==> flow/design.v <==
module alu(
    input   wire    [4:0]   opcode,
    input   wire    [15:0]  a,
    input   wire    [15:0]  b,
    output  logic   [15:0]  out
);
always_comb begin
    casez (opcode)
        5'd0:    out = a + b;
        5'd1:    out = a - b;
        5'd2:    out = $signed(a) * $signed(b);
        5'd3:    out = a & b;
        5'd4:     out = a | b;
        5'd5:    out = a ^ b;
        5'd6:    out = a << b;
        5'd7:    out = a >> b;
        5'd8:   out = $signed(a) >>> b;
        5'd9:     out = 16'(a == b);
        5'd10:    out = 16'(a != b);
        5'd11:     out = 16'($signed(a) < $signed(b));
        5'd12:     out = 16'($signed(a) <= $signed(b));
        5'd13:     out = 16'($signed(a) > $signed(b));
        5'd14:     out = 16'($signed(a) >= $signed(b));
        5'd15:    out = 16'(a < b);
        default: out = 16'b0;
    endcase
end
endmodule
module stack
#(
    parameter WIDTH = 5,  
    parameter SIZE  = 32
)
(
    input wire clk,
    input wire [WIDTH-1:0] mem_dout_addr0,
    output wire [15:0] mem_dout0,
    input wire [WIDTH-1:0] mem_dout_addr1,
    output wire [15:0] mem_dout1,
    input wire we,
    input wire [WIDTH-1:0] mem_din_addr,
    input wire [15:0] mem_din
);
reg [15:0] data [SIZE-1:0];
always @(posedge clk) begin
    if (we) begin
        data[mem_din_addr] <= mem_din;
    end
end
assign mem_dout0 = data[mem_dout_addr0];  
assign mem_dout1 = data[mem_dout_addr1];  
endmodule
module rstack
#(
    parameter WIDTH         = 4,
    parameter SIZE          = 16,
    parameter DATA_WIDTH    = 13
)
(
    input   wire                    clk,
    input   wire [WIDTH-1:0]        mem_dout_addr,
    output  wire [DATA_WIDTH-1:0]   mem_dout,
    input   wire                    we,
    input   wire [WIDTH-1:0]        mem_din_addr,
    input   wire [DATA_WIDTH-1:0]   mem_din
);
reg [DATA_WIDTH-1:0] data [SIZE-1:0];
always @(posedge clk) begin
    if (we) begin
        data[mem_din_addr] <= mem_din;
    end
end
assign mem_dout = data[mem_dout_addr];  
endmodule
module cpu
#(
    parameter CODE_ADDR_WIDTH   = 13,
    parameter DATA_ADDR_WIDTH   = 13,
    parameter STACK_DEPTH       = 5,
    parameter RSTACK_DEPTH      = 4,
    parameter FP                = (1 << 13) - (1 << 6) * 6 - 16 - 16 * 4
)
(
    input   wire                        clk,
    input   wire                        reset,           
    input   wire                        resume,          
    output  wire [CODE_ADDR_WIDTH-1:0]  code_addr,       
    input   wire [15:0]                 instruction,     
    output  wire [DATA_ADDR_WIDTH-1:0]  mem_addr,        
    input   wire [15:0]                 mem_din,         
    output  wire                        mem_dout_we,     
    output  wire [15:0]                 mem_dout         
);
reg     [STACK_DEPTH-1:0] sp;    
logic   [STACK_DEPTH-1:0] sp_new;
wire    [STACK_DEPTH-1:0] sp_plus_1  = sp + 1;
wire    [STACK_DEPTH-1:0] sp_minus_1 = sp - 1;
wire    [15:0] stack_top;        
logic   [15:0] stack_top_new;
wire    [15:0] stack_pre_top;    
logic write_to_stack;            
stack #(
    .WIDTH(STACK_DEPTH),
    .SIZE(1 << STACK_DEPTH)
)
stack(
    .clk(clk),
    .mem_dout_addr0(sp),
    .mem_dout0(stack_top),
    .mem_dout_addr1(sp_minus_1),
    .mem_dout1(stack_pre_top),
    .we(write_to_stack),
    .mem_din_addr(sp_new),
    .mem_din(stack_top_new)
);
reg     [RSTACK_DEPTH-1:0] rsp;              
logic   [RSTACK_DEPTH-1:0] rsp_new;
reg     [CODE_ADDR_WIDTH-1:0] rstack_top;    
logic   [CODE_ADDR_WIDTH-1:0] rstack_top_new;
logic write_to_rstack;                       
rstack #(
    .WIDTH(RSTACK_DEPTH),
    .SIZE(1 << RSTACK_DEPTH),
    .DATA_WIDTH(CODE_ADDR_WIDTH)
)
rstack(
    .clk(clk),
    .mem_dout_addr(rsp),
    .mem_dout(rstack_top),
    .we(write_to_rstack),
    .mem_din_addr(rsp_new),
    .mem_din(rstack_top_new)
);
wire [15:0] instr       = reset ? 18944 : instruction;  
wire [15:0] instr_simm9 = {{7{instr[8]}}, instr[8:0]};
wire [15:0] instr_imm13 = {3'b0, instr[12:0]};
wire [4:0]  opcode      = instr[14:10];
wire cmd_type   = instr[15];     
wire mode       = instr[9];      
reg     [CODE_ADDR_WIDTH-1:0] pc;    
logic   [CODE_ADDR_WIDTH-1:0] pc_new;
wire    [CODE_ADDR_WIDTH-1:0] pc_plus_1 = pc + 1;
wire    [CODE_ADDR_WIDTH-1:0] pc_jz     = (~|stack_top) ? instr_imm13[12:0] : pc_plus_1;
reg     [DATA_ADDR_WIDTH-1:0] fp;    
logic   [DATA_ADDR_WIDTH-1:0] fp_new;
reg     wait_flag;
logic   wait_flag_new;
assign code_addr = pc_new;
wire [DATA_ADDR_WIDTH-1:0] mem_abs_addr =  (mode ?
                                            fp :
                                            stack_top[DATA_ADDR_WIDTH-1:0]
                                            ) + instr_simm9[DATA_ADDR_WIDTH-1:0];
assign mem_dout_we   = (!cmd_type && opcode == 5'd17) ? 1'b1 : 1'b0;
assign mem_dout      = mode ? stack_top : stack_pre_top;
assign mem_addr = mem_abs_addr;
wire [15:0] alu_x = mode ? stack_top : stack_pre_top;
wire [15:0] alu_y = mode ? instr_simm9 : stack_top;
wire [15:0] alu_out;
wire is_alu = !cmd_type && opcode < 5'd16;
alu alu(
    .opcode(opcode),
    .a(alu_x),
    .b(alu_y),
    .out(alu_out)
);
always_comb begin
    casez ({cmd_type, opcode, wait_flag, resume})
        8'b?_??_???_?_1:     pc_new = pc_plus_1;          
        8'b?_??_???_1_0,                                  
        {1'b0, 5'd23, 2'b0}: pc_new = pc;                 
        8'b1_00_???_0_0,                                  
        8'b1_10_???_0_0:     pc_new = instr_imm13[12:0];  
        8'b1_01_???_0_0:     pc_new = pc_jz;              
        {1'b0, 5'd20, 2'b0}:  pc_new = rstack_top;         
        default:             pc_new = pc_plus_1;
    endcase
end
always_comb begin
    case ({cmd_type, opcode})
        {1'b0, 5'd18}: fp_new = fp - instr_simm9[DATA_ADDR_WIDTH-1:0];
        {1'b0, 5'd20}:    fp_new = fp + instr_simm9[DATA_ADDR_WIDTH-1:0];
        {1'b0, 5'd19}: fp_new = stack_top[DATA_ADDR_WIDTH-1:0];
        default:         fp_new = fp;
    endcase
end
always_comb begin
    casez ({cmd_type, opcode})
        6'b1_10_???: rstack_top_new = pc_plus_1;  
        default:     rstack_top_new = DATA_ADDR_WIDTH'('x);
    endcase
end
always_comb begin
    casez ({cmd_type, opcode})
        6'b1_10_???:  rsp_new = rsp + 1;  
        {1'b0, 5'd20}: rsp_new = rsp - 1;
        default:      rsp_new = rsp;
    endcase
end
always_comb begin
    casez ({cmd_type, opcode})
        6'b1_10_???: write_to_rstack = 1'b1;  
        default:     write_to_rstack = 1'b0;
    endcase
end
always_comb begin
    casez ({cmd_type, is_alu, opcode})
        {2'b00, 5'd16},
        7'b01?????:         sp_new = mode ? sp : sp_minus_1;     
        {2'b00, 5'd17}:    sp_new = mode ? sp_minus_1 : sp - 2;
        {2'b00, 5'd19},
        {7'b10_01_???}:     sp_new = sp_minus_1;                 
        {2'b00, 5'd21},
        {2'b00, 5'd22},
        7'b10_11_???:       sp_new = sp_plus_1;                  
        default:            sp_new = sp;                         
    endcase
end
always_comb begin
    casez ({cmd_type, is_alu, opcode})
        7'b01?????:         stack_top_new = alu_out;         
        {2'b00, 5'd21}: stack_top_new = instr_simm9;
        {2'b00, 5'd22}:  stack_top_new = mem_din;
        7'b10_11_???:       stack_top_new = instr_imm13;     
        default:            stack_top_new = 16'bx;
    endcase
end
always_comb begin
    casez ({cmd_type, is_alu, opcode})
        7'b01?????,                                  
        {2'b00, 5'd21},
        {2'b00, 5'd22},
        7'b10_11_???:       write_to_stack = 1'b1;   
        default:            write_to_stack = 1'b0;
    endcase
end
always_comb begin
    casez({cmd_type, opcode, resume})
        {1'b0, 5'd23, 1'b0}: wait_flag_new = 1'b1;
        {7'b?_?????_1}:      wait_flag_new = 1'b0;
        default:             wait_flag_new = wait_flag;
    endcase
end
always_ff @(posedge clk) begin
    if (reset) begin
        pc  <= {CODE_ADDR_WIDTH{1'b1}};
        sp  <= STACK_DEPTH'(0);
        rsp <= RSTACK_DEPTH'(0);
        fp  <= DATA_ADDR_WIDTH'(FP);
        wait_flag <= 1'b0;
    end else begin
        pc  <= pc_new;
        sp  <= sp_new;
        rsp <= rsp_new;
        fp  <= fp_new;
        wait_flag <= wait_flag_new;
    end
end
endmodule
[Step by step through the tools: cpu]
What the tools print for cpu, step after step.
Line numbers count from 1 in the design file above.
Operators: Yosys type, input widths -> output width; for muxes data width and select width s.
Library cell names are shortened.
The mark -- stands for no value.
Design
  top module: cpu
  clock port: clk
  library: sky130hd
  timing corner: tt_025C_1v80

[Word level]
Yosys after proc, flatten, opt, wreduce and memory -nomap, before mapping. Print and check cells are not counted.
Memory sizes are those after Yosys's memory passes, which may raise the word count (mostly to a power of two), join words into wider ones and drop unused or constant bits.
Bit counts
  bits in registers: 36
  memory bits (writable): 720
  clocked read ports x word width: 29
  memory cells: 2
  word-level cells: 107
Cells by class
  $add $sub $neg: 11
  multipliers: 1
  magnitude comparators: 6
  equal/unequal tests: 37
  shift-type cells: 3
  muxes and demuxes: 26
  bitwise logic cells: 3
  reductions and logical operators: 13
Memories
  stack.data: words 32, width 16, read ports 2, write ports 1, RTL line 44  | reg [15:0] data [SIZE-1:0];
  rstack.data: words 16, width 13, read ports 1, write ports 1, RTL line 67  | reg [DATA_WIDTH-1:0] data [SIZE-1:0];
Operators with widths (number)
  $mul 16x16->16: 1
  $pmux 16 s16: 1
  $pmux 16 s4: 1
  $mux 16: 4
  $pmux 13 s4: 1
  $mux 13: 4
  $eq 5x4->1 const B: 8
  $pmux 13 s3: 1
  $eq 7x5->1 const B: 5
  $lt 16x16->1: 2
  $add 13x13->13: 2
  $eq 5x3->1 const B: 4
  $eq 5x5->1 const B: 4
  $pmux 5 s4: 1
  $mux 5: 4
  $eq 6x5->1 const B: 3
  $add 16x16->16: 1
  $sub 16x16->16: 1
  $ge 16x16->1: 1
  $gt 16x16->1: 1
  $le 16x16->1: 1
  $eq 16x16->1: 1
  $ne 16x16->1: 1
  $and 16x16->16: 1
  $or 16x16->16: 1
  $xor 16x16->16: 1
  $shl 16x16->16: 1
  $shr 16x16->16: 1
Other operator kinds: 30; their cells: 42.

[Longest topological paths]
Yosys ltp: most cells in a row. Word level: on the elaborated netlist, between registers, memories and ports. Mapped: between sequential cells and ports; inverters and the memories' decode and read muxes count.
Logic depth
  word-level depth: 7
  ABC_AREA: 0
  mapped depth: 41
  depth with buffers taken out: 32

[Synthesis result]
The flow's flattened synthesis, as Yosys stat reports it; memories are mapped. The netlist is that of the ABC_AREA named above (0 if unset); the other value can give another one.
Cells by type
  edfxtp_1: number 720, total area 2.16E+04 um^2
  mux4_2: number 316, total area 7.12E+03 um^2
  ha_1: number 144, total area 1.8E+03 um^2
  fa_1: number 83, total area 1.66E+03 um^2
  mux2i_1: number 110, total area 1.1E+03 um^2
  nor2_1: number 245, total area 919.632 um^2
  nand2_1: number 242, total area 908.371 um^2
  inv_1: number 212, total area 795.763 um^2
  dfxtp_1: number 36, total area 720.691 um^2
  a21oi_1: number 109, total area 545.523 um^2
  o21ai_0: number 109, total area 545.523 um^2
  xnor2_1: number 59, total area 516.746 um^2
  clkbuf_1: number 111, total area 416.65 um^2
  nand3_1: number 64, total area 320.307 um^2
  a21o_1: number 42, total area 315.302 um^2
  buf_6: number 26, total area 292.781 um^2
  xor2_1: number 29, total area 253.994 um^2
  a22oi_1: number 32, total area 240.23 um^2
Not listed: further types 84, cells in them 612.
Mapped netlist
  standard cells after synthesis: 3301
  cell area after synthesis: 44813.0 um^2
  mapped flip-flops: 756
The figures by module come from a second, unflattened synthesis with its own total; it is not the netlist above.
Second synthesis, totals
  cells (unflattened synthesis): 3822
  area total of the unflattened synthesis: 45842.7 um^2
Each row is one instance without its submodules.
Modules
  stack: times used 1, cells 1696, area 24796.3 um^2, sequential area 15374.7 um^2
  alu: times used 1, cells 1171, area 8383.0 um^2, sequential area 0.0 um^2
  rstack: times used 1, cells 342, area 7982.7 um^2, sequential area 6246.0 um^2
  cpu: times used 1, cells 613, area 4680.7 um^2, sequential area 720.7 um^2

[Timing after synthesis]
Path of least setup slack by OpenSTA after synthesis, without wires, with an ideal clock, recovery checks aside; 20% of the period is set as input and as output delay. Where synthesis merged equal registers, the netlist keeps one of their names.
Timing path after synthesis
  kind: register to register
  from: register sp[0]
  to: memory stack.data[0][15]
  period: 10.0 ns
  time at the first pin: 0.000 ns
  arrival time: 9.260 ns
  path slack: 0.396 ns
  path delay: 9.603 ns
  stages: 37
  synthesis period reached: 9.604 ns
"path delay" is the arrival time less input delay plus setup time.
"stages": output pins that drive a net of the path, with the launching flip-flop's if there is one; two outputs of one cell count as two.
"synthesis period reached" = period - worst setup slack (recovery checks aside). The figure is calculated, with input and output delays left at 20% of the set period.
Between the ends, after synthesis
  cell sequence: dfxtp_1 > buf_6 > buf_6 > buf_8 > buf_8 > buf_6 > clkinv_1 > ha_1 > buf_4 > buf_2 > buf_4 > buf_2 > buf_1 > mux4_2 > mux4_2 > o22ai_1 > a21oi_1 > buf_2 > ha_1 > fa_1 > inv_1 > fa_1 > inv_1 > fa_1 > fa_1 > fa_1 > inv_1 > fa_1 > inv_1 > ha_1 > and3_1 > a211o_1 > a21o_1 > a21oi_1 > xnor2_1 > o221ai_1 > a211o_1
RTL lines, path after synthesis
  from (decl): RTL line 94  | reg     [STACK_DEPTH-1:0] sp;
  from (assign): RTL line 246  | sp  <= STACK_DEPTH'(0);
  from (assign): RTL line 252  | sp  <= sp_new;
  to (decl): RTL line 44  | reg [15:0] data [SIZE-1:0];
Chain of elaborated cells between the ends: none given.
Some nets on the timed path still bear RTL names; the line given drives or declares the net.
Named nets, after synthesis
  mem_dout[6]: RTL line 154  | assign mem_dout      = mode ? stack_top : stack_pre_top;

[Path in the finished layout]
From the final timing report of entry B: the path of least setup slack in the routed layout; clock arrival at registers is part of the times.
Timing path after layout
  kind: register to register
  from: register sp[2]
  to: memory stack.data[13][15]
  period: 10.8 ns
  time at the first pin: 0.68 ns
  arrival time: 10.54 ns
  path slack: 0.62 ns
  stages: 31
Between the ends, after layout
  cell sequence: dfxtp_4 > inv_1 > ha_1 > a21boi_2 > xor2_4 > mux4_2 > mux2i_1 > o21ai_1 > buf_4 > ha_1 > inv_1 > fa_1 > fa_1 > inv_1 > fa_1 > fa_1 > inv_1 > fa_1 > fa_1 > xor2_1 > xnor2_1 > xnor2_1 > xnor2_1 > xnor2_1 > xnor2_1 > xnor2_1 > xnor3_1 > xnor2_1 > o221ai_1 > a211o_1 > buf_4
RTL lines, path after layout
  from (decl): RTL line 94  | reg     [STACK_DEPTH-1:0] sp;
  from (assign): RTL line 246  | sp  <= STACK_DEPTH'(0);
  from (assign): RTL line 252  | sp  <= sp_new;
  to (decl): RTL line 44  | reg [15:0] data [SIZE-1:0];
Chain of elaborated cells between the ends: none given.
Some nets on the timed path still bear RTL names; the line given drives or declares the net.
Named nets, after layout
  stack.mem_din[15]: RTL line 219  | casez ({cmd_type, is_alu, opcode})

Flow measurements of cpu on sky130hd: 5 stored runs with different settings, listed in no order. Input and output delays are each 20% of the period that was set; the output load is 0.01 pF.
"achieved clock period (ns)" means the clock period less the worst setup slack. The figure is calculated, with input and output delays left at 20% of the set period.
"worst setup path time (ns)" = time allowed to the worst setup path (clock period - input delay - output delay, where it has them) - its slack; a late launch clock adds to it, a late capture clock takes from it.
By "finish__power__total" is meant OpenSTA's value without simulated activity: inputs other than the clock are taken to toggle once in ten clock periods, and the tool carries that through the logic.

settings of entry A
{
  "ABC_AREA": 1,
  "CELL_PAD_IN_SITES_DETAIL_PLACEMENT": 2,
  "CELL_PAD_IN_SITES_GLOBAL_PLACEMENT": 3,
  "CORE_MARGIN": 8,
  "CORE_UTILIZATION": 42,
  "CTS_CLUSTER_SIZE": 28,
  "GPL_TIMING_DRIVEN": 0,
  "HOLD_SLACK_MARGIN": 0.18,
  "MAX_ROUTING_LAYER": "met4",
  "MIN_ROUTING_LAYER": "met2",
  "PLACE_DENSITY_LB_ADDON": 0.26,
  "TNS_END_PERCENT": 5,
  "period_ns": 10.0,
  "CAP_MARGIN": 20,
  "SLEW_MARGIN": 20
}
report of entry A: did not finish, route, GRT-0116

settings of entry B
{
  "CAP_MARGIN": 15,
  "CELL_PAD_IN_SITES_DETAIL_PLACEMENT": 2,
  "CELL_PAD_IN_SITES_GLOBAL_PLACEMENT": 1,
  "CORE_ASPECT_RATIO": 0.56,
  "CTS_CLUSTER_DIAMETER": 97,
  "period_ns": 10.8,
  "CORE_MARGIN": 2,
  "CORE_UTILIZATION": 40,
  "SLEW_MARGIN": 20
}
report of entry B
yosys chip area after synthesis (um^2): 44813.0
finish__design__die__area: 114839.0
finish__design__instance__area__stdcell: 50612.3
finish__design__instance__utilization: 0.4578
finish__timing__setup__ws: 0.620
finish__timing__setup__tns: 0.000
finish__timing__hold__ws: 0.528
finish__power__total: 1.332e-02
achieved clock period (ns): 10.180
worst setup path time (ns): 10.18
worst setup path kind: register to register

settings of entry C
{
  "CORE_UTILIZATION": 64,
  "period_ns": 9.73,
  "CAP_MARGIN": 20,
  "CORE_MARGIN": 2,
  "SLEW_MARGIN": 20
}
report of entry C
yosys chip area after synthesis (um^2): 44813.0
finish__design__die__area: 72154.0
finish__design__instance__area__stdcell: 50211.9
finish__design__instance__utilization: 0.7208
finish__timing__setup__ws: 0.368
finish__timing__setup__tns: 0.000
finish__timing__hold__ws: 0.532
finish__power__total: 1.410e-02
achieved clock period (ns): 9.362
worst setup path time (ns): 9.36
worst setup path kind: register to register

settings of entry D
{
  "CORE_UTILIZATION": 40,
  "CTS_CLUSTER_SIZE": 28,
  "HOLD_SLACK_MARGIN": 0.18,
  "period_ns": 10.0,
  "CAP_MARGIN": 20,
  "CORE_MARGIN": 2,
  "SLEW_MARGIN": 20
}
report of entry D
yosys chip area after synthesis (um^2): 44813.0
finish__design__die__area: 114724.0
finish__design__instance__area__stdcell: 50810.0
finish__design__instance__utilization: 0.4585
finish__timing__setup__ws: 0.395
finish__timing__setup__tns: 0.000
finish__timing__hold__ws: 0.514
finish__power__total: 1.359e-02
achieved clock period (ns): 9.605
worst setup path time (ns): 9.61
worst setup path kind: register to register

settings of entry E
{
  "ABC_AREA": 0,
  "CELL_PAD_IN_SITES_GLOBAL_PLACEMENT": 0,
  "CORE_ASPECT_RATIO": 0.86,
  "CORE_UTILIZATION": 46,
  "CTS_CLUSTER_DIAMETER": 108,
  "HOLD_SLACK_MARGIN": 0.29,
  "MAX_ROUTING_LAYER": "met5",
  "MIN_ROUTING_LAYER": "met2",
  "TNS_END_PERCENT": 90,
  "period_ns": 8.55,
  "CAP_MARGIN": 20,
  "CORE_MARGIN": 2,
  "SLEW_MARGIN": 20
}
report of entry E
yosys chip area after synthesis (um^2): 44813.0
finish__design__die__area: 99940.3
finish__design__instance__area__stdcell: 54343.4
finish__design__instance__utilization: 0.5605
finish__timing__setup__ws: 0.015
finish__timing__setup__tns: 0.000
finish__timing__hold__ws: 0.537
finish__power__total: 1.893e-02
achieved clock period (ns): 8.535
worst setup path time (ns): 8.53
worst setup path kind: register to register
